==> flow/design.v <==
module ahb (
            hclk
           ,hresetn
           ,htrans
           ,haddr
           ,hwdata
           ,hready_in
           ,hsel
           ,hwrite
           ,hsize
           ,hresp
           ,hready_out
           ,hrdata
           ,frame_num    
           ,sample_in_frame
           ,com_2_ovl
           ,max_point_fft_core
           ,alpha
           ,quarter
           ,fft_num
           ,fft_stage_number
           ,mel_num
           ,cep_num
           ,trigger
           );
input hclk;                       
input hresetn;                    
input [1:0]htrans;
input [11:0]haddr;
input [31:0]hwdata;
input hready_in;
input hsel;
input hwrite;
input [2:0]hsize;
output [1:0]hresp;
output hready_out;
output [31:0]hrdata; 
output [31:0]frame_num;            
output [31:0]sample_in_frame;      
output [31:0]com_2_ovl;            
output [31:0]max_point_fft_core;   
output [31:0]alpha;                
output [31:0]quarter;              
output [31:0]fft_num;              
output [31:0]fft_stage_number;     
output [31:0]mel_num;              
output [31:0]cep_num;              
output trigger;                    
wire hclk;
wire hresetn;
wire [1:0]htrans;
wire [11:0]haddr;
wire [31:0]hwdata;
wire hready_in;
wire hsel;
wire hwrite;
wire [2:0]hsize;
wire [1:0]hresp;
wire hready_out;
reg [31:0]hrdata; 
reg [31:0]frame_num;
reg [31:0]sample_in_frame;
reg [31:0]com_2_ovl;
reg [31:0]max_point_fft_core;
reg [31:0]alpha;
reg [31:0]quarter;
reg [31:0]fft_num;
reg [31:0]fft_stage_number;
reg [31:0]mel_num;
reg [31:0]cep_num;
reg [31:0]trigger_reg;
wire trigger;
reg wr_frame_num_sel;          
reg wr_sample_in_frame_sel;
reg wr_com_2_ovl_sel;
reg wr_max_point_fft_core_sel;
reg wr_alpha_sel;
reg wr_quarter_sel;
reg wr_fft_num_sel;
reg wr_fft_stage_number_sel;
reg wr_mel_num_sel;
reg wr_cep_num_sel;
reg wr_trigger_sel;
wire rd_frame_num_sel;
wire rd_sample_in_frame_sel;
wire rd_com_2_ovl_sel;
wire rd_max_point_fft_core_sel;
wire rd_alpha_sel;
wire rd_quarter_sel;
wire rd_fft_num_sel;
wire rd_fft_stage_number_sel;
wire rd_mel_num_sel;
wire rd_cep_num_sel;
wire rd_trigger_sel;
wire [31:0]nxt_frame_num;
wire [31:0]nxt_sample_in_frame;
wire [31:0]nxt_com_2_ovl;
wire [31:0]nxt_max_point_fft_core;
wire [31:0]nxt_alpha;
wire [31:0]nxt_quarter;
wire [31:0]nxt_fft_num;
wire [31:0]nxt_fft_stage_number;
wire [31:0]nxt_mel_num;
wire [31:0]nxt_cep_num;
wire [31:0]nxt_trigger_reg;
reg [2:0]temp_hsize;
wire [10:0]rd_sel_reg;
reg [31:0]nxt_hrdata;
wire wr_en;
wire rd_en;
assign wr_en = htrans[1] & hready_in & hsel & hwrite;
assign rd_en = htrans[1] & hready_in & hsel & ~hwrite;
always @(posedge hclk or negedge hresetn) begin
  if (!hresetn) begin
    wr_frame_num_sel <= 1'b0; 
  end
  else begin
    if (wr_en && (haddr[11:0] == 12'h000)) begin      
      wr_frame_num_sel <= 1'b1;
    end
    else begin
      wr_frame_num_sel <= 1'b0;
    end        
  end        
end        
always @(posedge hclk or negedge hresetn) begin
  if (!hresetn) begin
    wr_sample_in_frame_sel <= 1'b0; 
  end
  else begin
    if (wr_en && (haddr[11:0] == 12'h001)) begin      
      wr_sample_in_frame_sel <= 1'b1;
    end
    else begin
      wr_sample_in_frame_sel <= 1'b0;
    end        
  end        
end        
always @(posedge hclk or negedge hresetn) begin
  if (!hresetn) begin
    wr_com_2_ovl_sel <= 1'b0; 
  end
  else begin
    if (wr_en && (haddr[11:0] == 12'h002)) begin      
      wr_com_2_ovl_sel <= 1'b1;
    end
    else begin
      wr_com_2_ovl_sel <= 1'b0;
    end        
  end        
end        
always @(posedge hclk or negedge hresetn) begin
  if (!hresetn) begin
    wr_max_point_fft_core_sel <= 1'b0; 
  end
  else begin
    if (wr_en && (haddr[11:0] == 12'h003)) begin      
      wr_max_point_fft_core_sel <= 1'b1;
    end
    else begin
      wr_max_point_fft_core_sel <= 1'b0;
    end        
  end        
end        
always @(posedge hclk or negedge hresetn) begin
  if (!hresetn) begin
    wr_alpha_sel <= 1'b0; 
  end
  else begin
    if (wr_en && (haddr[11:0] == 12'h004)) begin      
      wr_alpha_sel <= 1'b1;
    end
    else begin
      wr_alpha_sel <= 1'b0;
    end        
  end        
end        
always @(posedge hclk or negedge hresetn) begin
  if (!hresetn) begin
    wr_quarter_sel <= 1'b0; 
  end
  else begin
    if (wr_en && (haddr[11:0] == 12'h005)) begin      
      wr_quarter_sel <= 1'b1;
    end
    else begin
      wr_quarter_sel <= 1'b0;
    end        
  end        
end        
always @(posedge hclk or negedge hresetn) begin
  if (!hresetn) begin
    wr_fft_num_sel <= 1'b0; 
  end
  else begin
    if (wr_en && (haddr[11:0] == 12'h006)) begin      
      wr_fft_num_sel <= 1'b1;
    end
    else begin
      wr_fft_num_sel <= 1'b0;
    end        
  end        
end        
always @(posedge hclk or negedge hresetn) begin
  if (!hresetn) begin
    wr_fft_stage_number_sel <= 1'b0; 
  end
  else begin
    if (wr_en && (haddr[11:0] == 12'h007)) begin      
      wr_fft_stage_number_sel <= 1'b1;
    end
    else begin
      wr_fft_stage_number_sel <= 1'b0;
    end        
  end        
end        
always @(posedge hclk or negedge hresetn) begin
  if (!hresetn) begin
    wr_mel_num_sel <= 1'b0; 
  end
  else begin
    if (wr_en && (haddr[11:0] == 12'h008)) begin      
      wr_mel_num_sel <= 1'b1;
    end
    else begin
      wr_mel_num_sel <= 1'b0;
    end        
  end        
end        
always @(posedge hclk or negedge hresetn) begin
  if (!hresetn) begin
    wr_cep_num_sel <= 1'b0; 
  end
  else begin
    if (wr_en && (haddr[11:0] == 12'h009)) begin      
      wr_cep_num_sel <= 1'b1;
    end
    else begin
      wr_cep_num_sel <= 1'b0;
    end        
  end        
end        
always @(posedge hclk or negedge hresetn) begin
  if (!hresetn) begin
    wr_trigger_sel <= 1'b0; 
  end
  else begin
    if (wr_en && (haddr[11:0] == 12'h00a)) begin      
      wr_trigger_sel <= 1'b1;
    end
    else begin
      wr_trigger_sel <= 1'b0;
    end        
  end        
end        
assign rd_frame_num_sel =          (rd_en & (haddr[11:0] == 12'h000))? 1'b1:1'b0;
assign rd_sample_in_frame_sel =    (rd_en & (haddr[11:0] == 12'h001))? 1'b1:1'b0;
assign rd_com_2_ovl_sel =          (rd_en & (haddr[11:0] == 12'h002))? 1'b1:1'b0;
assign rd_max_point_fft_core_sel = (rd_en & (haddr[11:0] == 12'h003))? 1'b1:1'b0;
assign rd_alpha_sel =              (rd_en & (haddr[11:0] == 12'h004))? 1'b1:1'b0;
assign rd_quarter_sel =            (rd_en & (haddr[11:0] == 12'h005))? 1'b1:1'b0;
assign rd_fft_num_sel =            (rd_en & (haddr[11:0] == 12'h006))? 1'b1:1'b0;
assign rd_fft_stage_number_sel =   (rd_en & (haddr[11:0] == 12'h007))? 1'b1:1'b0;
assign rd_mel_num_sel =            (rd_en & (haddr[11:0] == 12'h008))? 1'b1:1'b0;
assign rd_cep_num_sel =            (rd_en & (haddr[11:0] == 12'h009))? 1'b1:1'b0;
assign rd_trigger_sel =            (rd_en & (haddr[11:0] == 12'h00a))? 1'b1:1'b0;
always @(posedge hclk or negedge hresetn) begin
  if (!hresetn) begin
    temp_hsize <= 3'b0; 
  end
  else begin
    temp_hsize <= hsize; 
  end
end        
assign nxt_frame_num =          (wr_frame_num_sel &          (temp_hsize == 2'h2))? hwdata[31:0]:frame_num;
assign nxt_sample_in_frame =    (wr_sample_in_frame_sel &    (temp_hsize == 2'h2))? hwdata[31:0]:sample_in_frame;
assign nxt_com_2_ovl =          (wr_com_2_ovl_sel &          (temp_hsize == 2'h2))? hwdata[31:0]:com_2_ovl;
assign nxt_max_point_fft_core = (wr_max_point_fft_core_sel & (temp_hsize == 2'h2))? hwdata[31:0]:max_point_fft_core;
assign nxt_alpha =              (wr_alpha_sel &              (temp_hsize == 2'h2))? hwdata[31:0]:alpha;
assign nxt_quarter =            (wr_quarter_sel &            (temp_hsize == 2'h2))? hwdata[31:0]:quarter;
assign nxt_fft_num =            (wr_fft_num_sel &            (temp_hsize == 2'h2))? hwdata[31:0]:fft_num;
assign nxt_fft_stage_number =   (wr_fft_stage_number_sel &   (temp_hsize == 2'h2))? hwdata[31:0]:fft_stage_number;
assign nxt_mel_num =            (wr_mel_num_sel &            (temp_hsize == 2'h2))? hwdata[31:0]:mel_num;
assign nxt_cep_num =            (wr_cep_num_sel &            (temp_hsize == 2'h2))? hwdata[31:0]:cep_num;
assign nxt_trigger_reg =        (wr_trigger_sel &            (temp_hsize == 2'h2))? {31'b0,hwdata[0]}:trigger_reg;
always @(posedge hclk or negedge hresetn) begin
  if (!hresetn) begin
    frame_num <= 32'b0; 
  end
  else begin
    frame_num <= nxt_frame_num;
  end        
end        
always @(posedge hclk or negedge hresetn) begin
  if (!hresetn) begin
    sample_in_frame <= 32'b0; 
  end
  else begin
    sample_in_frame <= nxt_sample_in_frame;
  end        
end        
always @(posedge hclk or negedge hresetn) begin
  if (!hresetn) begin
    com_2_ovl <= 32'b0; 
  end
  else begin
    com_2_ovl <= nxt_com_2_ovl;
  end        
end        
always @(posedge hclk or negedge hresetn) begin
  if (!hresetn) begin
    max_point_fft_core <= 32'b0; 
  end
  else begin
    max_point_fft_core <= nxt_max_point_fft_core;
  end        
end        
always @(posedge hclk or negedge hresetn) begin
  if (!hresetn) begin
    alpha <= 32'b0; 
  end
  else begin
    alpha <= nxt_alpha;
  end        
end        
always @(posedge hclk or negedge hresetn) begin
  if (!hresetn) begin
    quarter <= 32'b0; 
  end
  else begin
    quarter <= nxt_quarter;
  end        
end        
always @(posedge hclk or negedge hresetn) begin
  if (!hresetn) begin
    fft_num <= 32'b0; 
  end
  else begin
    fft_num <= nxt_fft_num;
  end        
end        
always @(posedge hclk or negedge hresetn) begin
  if (!hresetn) begin
    fft_stage_number <= 32'b0; 
  end
  else begin
    fft_stage_number <= nxt_fft_stage_number;
  end        
end        
always @(posedge hclk or negedge hresetn) begin
  if (!hresetn) begin
    mel_num <= 32'b0; 
  end
  else begin
    mel_num <= nxt_mel_num;
  end        
end        
always @(posedge hclk or negedge hresetn) begin
  if (!hresetn) begin
    cep_num <= 32'b0; 
  end
  else begin
    cep_num <= nxt_cep_num;
  end        
end        
always @(posedge hclk or negedge hresetn) begin
  if (!hresetn) begin
    trigger_reg <= 32'b0; 
  end
  else begin
    trigger_reg <= nxt_trigger_reg;
  end        
end        
assign trigger = trigger_reg[0];
assign rd_sel_reg = {rd_trigger_sel,rd_cep_num_sel,rd_mel_num_sel,rd_fft_stage_number_sel,rd_fft_num_sel,rd_quarter_sel,rd_alpha_sel,rd_max_point_fft_core_sel,rd_com_2_ovl_sel,rd_sample_in_frame_sel,rd_frame_num_sel}; 
always @(rd_sel_reg or nxt_frame_num or nxt_sample_in_frame or nxt_com_2_ovl or nxt_max_point_fft_core or nxt_alpha or nxt_quarter or nxt_fft_num or nxt_fft_stage_number or nxt_mel_num or nxt_cep_num or nxt_trigger_reg) begin
  case (rd_sel_reg)
    11'b000_0000_0001: nxt_hrdata = nxt_frame_num;
    11'b000_0000_0010: nxt_hrdata = nxt_sample_in_frame;
    11'b000_0000_0100: nxt_hrdata = nxt_com_2_ovl;
    11'b000_0000_1000: nxt_hrdata = nxt_max_point_fft_core;
    11'b000_0001_0000: nxt_hrdata = nxt_alpha;
    11'b000_0010_0000: nxt_hrdata = nxt_quarter;
    11'b000_0100_0000: nxt_hrdata = nxt_fft_num;
    11'b000_1000_0000: nxt_hrdata = nxt_fft_stage_number;
    11'b001_0000_0000: nxt_hrdata = nxt_mel_num;
    11'b010_0000_0000: nxt_hrdata = nxt_cep_num;
    11'b100_0000_0000: nxt_hrdata = {31'b0, nxt_trigger_reg[0]};
    default:           nxt_hrdata = 32'b0;
  endcase        
end        
always @(posedge hclk or negedge hresetn) begin
  if (!hresetn) begin
    hrdata <= 32'b0; 
  end
  else begin
    hrdata <= nxt_hrdata;
  end        
end        
assign hresp = 2'b0;
assign hready_out = 1'b1;
endmodule
Step by step through the tools: ahb
What the tools print for ahb, step after step.
Line numbers count from 1 in the design file above.
Library cell names are shortened.
The mark n/a stands for no value.
- top module: ahb
- clock input: hclk
- library: sky130hd
- library corner: tt_025C_1v80

Elaborated design
Yosys after proc, flatten, opt, wreduce and memory -nomap, before mapping. Enables and synchronous resets that opt folds into registers are not counted as muxes. Memory bits, and registers merged into a memory's read port (data or address), are not among the register bits. Print and check cells are not counted. Equal cells are merged and count once.
- bits in registers: 367
- noted bits of input ports: 54
- noted word-level cells: 119
- eq/ne operators: 22
- multiplexer cells at 34
- bitwise gates (word level) at 27
- noted reductions and logical operators: 12
- operator list (cell ; number):
    parallel mux 32 bit (select 11 bit) ; 1
    two-way mux 32 bit ; 10
    == test 12 x 3 -> 1 bit with constant B ; 4
    == test 12 x 4 -> 1 bit with constant B ; 3
    AND 1 bit ; 26
    == test 12 x 2 -> 1 bit with constant B ; 2
    two-way mux 1 bit ; 23
    == test 12 x 1 -> 1 bit with constant B ; 1
    logical NOT 12 bit ; 1
    logical AND 1 bit ; 11
    == test 11 x 1 -> 1 bit with constant B ; 1
    == test 11 x 10 -> 1 bit with constant B ; 1
    == test 11 bit with constant B ; 1
    == test 11 x 2 -> 1 bit with constant B ; 1
    == test 11 x 3 -> 1 bit with constant B ; 1
    == test 11 x 4 -> 1 bit with constant B ; 1
    == test 11 x 5 -> 1 bit with constant B ; 1
    == test 11 x 6 -> 1 bit with constant B ; 1
    == test 11 x 7 -> 1 bit with constant B ; 1
    == test 11 x 8 -> 1 bit with constant B ; 1
    == test 11 x 9 -> 1 bit with constant B ; 1
    == test 3 x 2 -> 1 bit with constant B ; 1
    NOT 1 bit ; 1

Logic depth
Yosys ltp: most cells in a row. Word level: on the elaborated netlist, between registers, memories and ports. Mapped: between sequential cells and ports; inverters and the memories' decode and read muxes count.
- noted word-level depth: 7
- ABC_AREA: 0
- mapped depth: 9
- noted depth with buffers taken out: 5

Synthesis result
The flow's flattened synthesis, as Yosys stat reports it; memories are mapped. The netlist is that of the ABC_AREA named above (0 if unset); the other value can give another one.
- cells by type (type ; number ; total area (um^2)):
    dfrtp_1 ; 367 ; 9.18E+03
    mux2_2 ; 274 ; 3.09E+03
    a22o_1 ; 83 ; 726.947
    a2111o_1 ; 56 ; 630.605
    and2_1 ; 51 ; 319.056
    mux2i_1 ; 26 ; 260.25
    mux2_4 ; 17 ; 255.245
    buf_2 ; 32 ; 160.154
    clkbuf_1 ; 41 ; 153.898
    buf_6 ; 11 ; 123.869
    and4_1 ; 12 ; 105.101
    inv_1 ; 26 ; 97.594
    and4bb_1 ; 7 ; 87.584
    o22ai_1 ; 13 ; 81.328
    and4bb_2 ; 4 ; 50.048
    nand4_1 ; 8 ; 50.048
    nor4bb_1 ; 5 ; 50.048
    nor2_1 ; 13 ; 48.797
Not listed: further types 18, cells in them 54.
- standard cells after synthesis at 1100
- noted cell area after synthesis: 15862.7 um^2
- noted sequential area: 9183.8 um^2
- mapped flip-flops: 367
- noted buffer cells: 93

Worst setup path after synthesis
Path of least setup slack by OpenSTA after synthesis, without wires, with an ideal clock, recovery checks aside; 20% of the period is set as input and as output delay. Where synthesis merged equal registers, the netlist keeps one of their names.
- kind: input -> register
- from: input port hsel
- to: register hrdata[19]
- period: 10.0 ns
- noted input delay: 2.000 ns
- launch time at the first pin: 2.000 ns
- arrival at 3.799 ns
- path slack: 6.073 ns
- noted delay of the path: 1.928 ns
- stages: 8
- period reached after synthesis at 3.927 ns
"delay of the path" is the arrival time less input delay plus setup time.
"stages" counts driving pins, that of a launching flip-flop among them; a cell with two outputs on the path counts twice.
"period reached after synthesis" is the clock period less the worst setup slack; recovery checks do not enter. This is arithmetic on one report: input and output delays are still those of the set period (20% each).
Between the ends stands the longest chain of elaborated cells between them, by number of cells; it is not shown to be the way that was timed. Of several equally long chains one is given.
A line is the first line of the expression or statement that the cell stems from. Yosys adds cells for indexed reads and writes and turns some case tables into memories.
- cell sequence: and4b_1 -> clkbuf_1 -> and4_1 -> clkbuf_1 -> buf_2 -> a22o_1 -> a2111o_1 -> a2111o_1
- cells in the longest elaborated chain: 6
- ends and longest elaborated chain, post-synthesis (element ; line ; source):
    from (decl) ; 32 ; input hsel;
    AND 1 bit (2 in a row) ; 112 ; assign rd_en = htrans[1] & hready_in & hsel & ~hwrite;
    AND 1 bit ; 256 ; assign rd_frame_num_sel =          (rd_en & (haddr[11:0] == 12'h000))? 1'b1:1'b0;
    two-way mux 1 bit ; 256 ;
    == test 11 bit ; 377 ; case (rd_sel_reg)
    parallel mux 32 bit (select 11 bit) ; 377 ;
    to (assign) ; 394 ; hrdata <= 32'b0;
    to (assign) ; 397 ; hrdata <= nxt_hrdata;
    to (decl) ; 37 ; output [31:0]hrdata;

Worst path after layout
Path of least setup slack in the final report of flow run 1 (OpenROAD, finished layout, wires in). Where an end is a register, its clock arrival counts in the times.
- kind: input -> register
- from: input port haddr[3]
- to: register hrdata[29]
- period: 6.34 ns
- noted input delay: 1.27 ns
- launch time at the first pin: 1.27 ns
- arrival at 4.07 ns
- path slack: 2.69 ns
- stages: 7
Between the ends stands the longest chain of elaborated cells between them, by number of cells; it is not shown to be the way that was timed. Of several equally long chains one is given.
- cell sequence: clkdlybuf4s50_1 -> nor4b_1 -> and4_2 -> buf_4 -> a22o_1 -> a2111o_1 -> a2111o_1
- cells in the longest elaborated chain: 5
- ends and longest elaborated chain, after layout (element ; line ; source):
    from (decl) ; 29 ; input [11:0]haddr;
    logical NOT 12 bit ; 256 ; assign rd_frame_num_sel =          (rd_en & (haddr[11:0] == 12'h000))? 1'b1:1'b0;
    AND 1 bit ; 256 ;
    two-way mux 1 bit ; 256 ;
    == test 11 bit ; 377 ; case (rd_sel_reg)
    parallel mux 32 bit (select 11 bit) ; 377 ;
    to (assign) ; 394 ; hrdata <= 32'b0;
    to (assign) ; 397 ; hrdata <= nxt_hrdata;
    to (decl) ; 37 ; output [31:0]hrdata;

Stored flow runs of ahb (4 of them; Yosys, OpenROAD, sky130hd). They differ in their settings and are not a sequence. Constraints: input delay and output delay 20% of the set period each, output load 0.01 pF.
"reached clock period" = clock period - worst setup slack. The figure is calculated, with input and output delays left at 20% of the set period.
"worst path time": the worst setup path's part of the clock period (all of it between registers, 20% less for each end at a port) less its slack. A launch clock that arrives late makes it longer, a capture clock that arrives late makes it shorter.
"power consumption": no workload was simulated; the value follows from the tool's default switching activity.

Flow run 1

==> flow/run.sh <==
#!/bin/bash
# the make line also repeats the synthesis and layout settings of config.mk as NAME=value (left out here)
make -C /OpenROAD-flow-scripts/flow DESIGN_CONFIG=/design/flow/config.mk WORK_HOME=/design/flow/orfs CLKGATE_MAP_FILE= finish
==> flow/config.mk <==
export PLATFORM = sky130hd
export DESIGN_NAME = ahb
export DESIGN_NICKNAME = ahb
export VERILOG_FILES = /design/flow/design.v
export SDC_FILE = /design/flow/constraint.sdc
export NUM_CORES = 4
export LEC_CHECK = 0
export CAP_MARGIN = 20
export CORE_MARGIN = 2
export CORE_UTILIZATION = 40
export SLEW_MARGIN = 20
==> flow/constraint.sdc <==
create_clock -name core_clock -period 6.34 [get_ports {hclk}]
set_input_delay 1.2680 -clock core_clock [delete_from_list [all_inputs] [get_ports {hclk}]]
set_output_delay 1.2680 -clock core_clock [all_outputs]
set_load 0.01 [all_outputs]

Measured in flow run 1:
- noted the post-synthesis cell area: 15862.7 um^2
- die outline area at 41265.9 um^2
- noted the standard-cell area after layout: 21678.3 um^2
- utilization in the final report at 55.7%
- worst slack on setup checks at 2.688 ns
- noted the total negative slack: 0.000 ns
- noted the power consumption: 4.950 mW
- reached clock period at 3.652 ns
- worst path time: 2.38 ns
- worst path kind: input -> register

Flow run 2

==> flow/run.sh <==
#!/bin/bash
# the make line also repeats the synthesis and layout settings of config.mk as NAME=value (left out here)
make -C /OpenROAD-flow-scripts/flow DESIGN_CONFIG=/design/flow/config.mk WORK_HOME=/design/flow/orfs CLKGATE_MAP_FILE= finish
==> flow/config.mk <==
export PLATFORM = sky130hd
export DESIGN_NAME = ahb
export DESIGN_NICKNAME = ahb
export VERILOG_FILES = /design/flow/design.v
export SDC_FILE = /design/flow/constraint.sdc
export NUM_CORES = 4
export LEC_CHECK = 0
export CAP_MARGIN = 35
export CELL_PAD_IN_SITES_GLOBAL_PLACEMENT = 2
export CORE_MARGIN = 2
export CORE_UTILIZATION = 35
export MIN_ROUTING_LAYER = met1
export PLACE_DENSITY_LB_ADDON = 0.25
export SETUP_SLACK_MARGIN = -0.2
export SLEW_MARGIN = 20
export TNS_END_PERCENT = 70
==> flow/constraint.sdc <==
create_clock -name core_clock -period 2.86 [get_ports {hclk}]
set_input_delay 0.5720 -clock core_clock [delete_from_list [all_inputs] [get_ports {hclk}]]
set_output_delay 0.5720 -clock core_clock [all_outputs]
set_load 0.01 [all_outputs]

Measured in flow run 2:
- noted the post-synthesis cell area: 15862.7 um^2
- die outline area at 47041.3 um^2
- noted the standard-cell area after layout: 22706.8 um^2
- utilization in the final report at 50.4%
- worst slack on setup checks at 0.208 ns
- noted the total negative slack: 0.000 ns
- noted the power consumption: 10.729 mW
- reached clock period at 2.652 ns
- worst path time: 2.65 ns
- worst path kind: register -> register

Flow run 3

==> flow/run.sh <==
#!/bin/bash
# the make line also repeats the synthesis and layout settings of config.mk as NAME=value (left out here)
make -C /OpenROAD-flow-scripts/flow DESIGN_CONFIG=/design/flow/config.mk WORK_HOME=/design/flow/orfs CLKGATE_MAP_FILE= finish
==> flow/config.mk <==
export PLATFORM = sky130hd
export DESIGN_NAME = ahb
export DESIGN_NICKNAME = ahb
export VERILOG_FILES = /design/flow/design.v
export SDC_FILE = /design/flow/constraint.sdc
export NUM_CORES = 4
export LEC_CHECK = 0
export ABC_AREA = 1
export CAP_MARGIN = 5
export CELL_PAD_IN_SITES_DETAIL_PLACEMENT = 0
export CELL_PAD_IN_SITES_GLOBAL_PLACEMENT = 3
export CORE_ASPECT_RATIO = 1.56
export CORE_MARGIN = 2
export CORE_UTILIZATION = 27
export CTS_CLUSTER_SIZE = 87
export GPL_TIMING_DRIVEN = 1
export MAX_ROUTING_LAYER = met5
export PLACE_DENSITY_LB_ADDON = 0.23
export SETUP_SLACK_MARGIN = -0.31
export SLEW_MARGIN = 25
export TNS_END_PERCENT = 80
==> flow/constraint.sdc <==
create_clock -name core_clock -period 3.94 [get_ports {hclk}]
set_input_delay 0.7880 -clock core_clock [delete_from_list [all_inputs] [get_ports {hclk}]]
set_output_delay 0.7880 -clock core_clock [all_outputs]
set_load 0.01 [all_outputs]

Measured in flow run 3:
- noted the post-synthesis cell area: 16363.2 um^2
- die outline area at 62638.6 um^2
- noted the standard-cell area after layout: 22770.6 um^2
- utilization in the final report at 38.1%
- worst slack on setup checks at 1.087 ns
- noted the total negative slack: 0.000 ns
- noted the power consumption: 8.002 mW
- reached clock period at 2.853 ns
- worst path time: 2.06 ns
- worst path kind: input -> register

Flow run 4

==> flow/run.sh <==
#!/bin/bash
# the make line also repeats the synthesis and layout settings of config.mk as NAME=value (left out here)
make -C /OpenROAD-flow-scripts/flow DESIGN_CONFIG=/design/flow/config.mk WORK_HOME=/design/flow/orfs CLKGATE_MAP_FILE= finish
==> flow/config.mk <==
export PLATFORM = sky130hd
export DESIGN_NAME = ahb
export DESIGN_NICKNAME = ahb
export VERILOG_FILES = /design/flow/design.v
export SDC_FILE = /design/flow/constraint.sdc
export NUM_CORES = 4
export LEC_CHECK = 0
export ABC_AREA = 1
export CAP_MARGIN = 30
export CELL_PAD_IN_SITES_DETAIL_PLACEMENT = 1
export CELL_PAD_IN_SITES_GLOBAL_PLACEMENT = 3
export CORE_ASPECT_RATIO = 1.56
export CORE_MARGIN = 2
export CORE_UTILIZATION = 27
export CTS_CLUSTER_SIZE = 87
export GPL_TIMING_DRIVEN = 0
export MAX_ROUTING_LAYER = met4
export PLACE_DENSITY_LB_ADDON = 0.01
export SETUP_SLACK_MARGIN = -0.31
export SLEW_MARGIN = 30
export TNS_END_PERCENT = 25
==> flow/constraint.sdc <==
create_clock -name core_clock -period 3.94 [get_ports {hclk}]
set_input_delay 0.7880 -clock core_clock [delete_from_list [all_inputs] [get_ports {hclk}]]
set_output_delay 0.7880 -clock core_clock [all_outputs]
set_load 0.01 [all_outputs]

Measured in flow run 4:
- noted the post-synthesis cell area: 16363.2 um^2
- die outline area at 62638.6 um^2
- noted the standard-cell area after layout: 22600.4 um^2
- utilization in the final report at 37.8%
- worst slack on setup checks at 0.596 ns
- noted the total negative slack: 0.000 ns
- noted the power consumption: 7.995 mW
- reached clock period at 3.344 ns
- worst path time: 2.56 ns
- worst path kind: input -> register
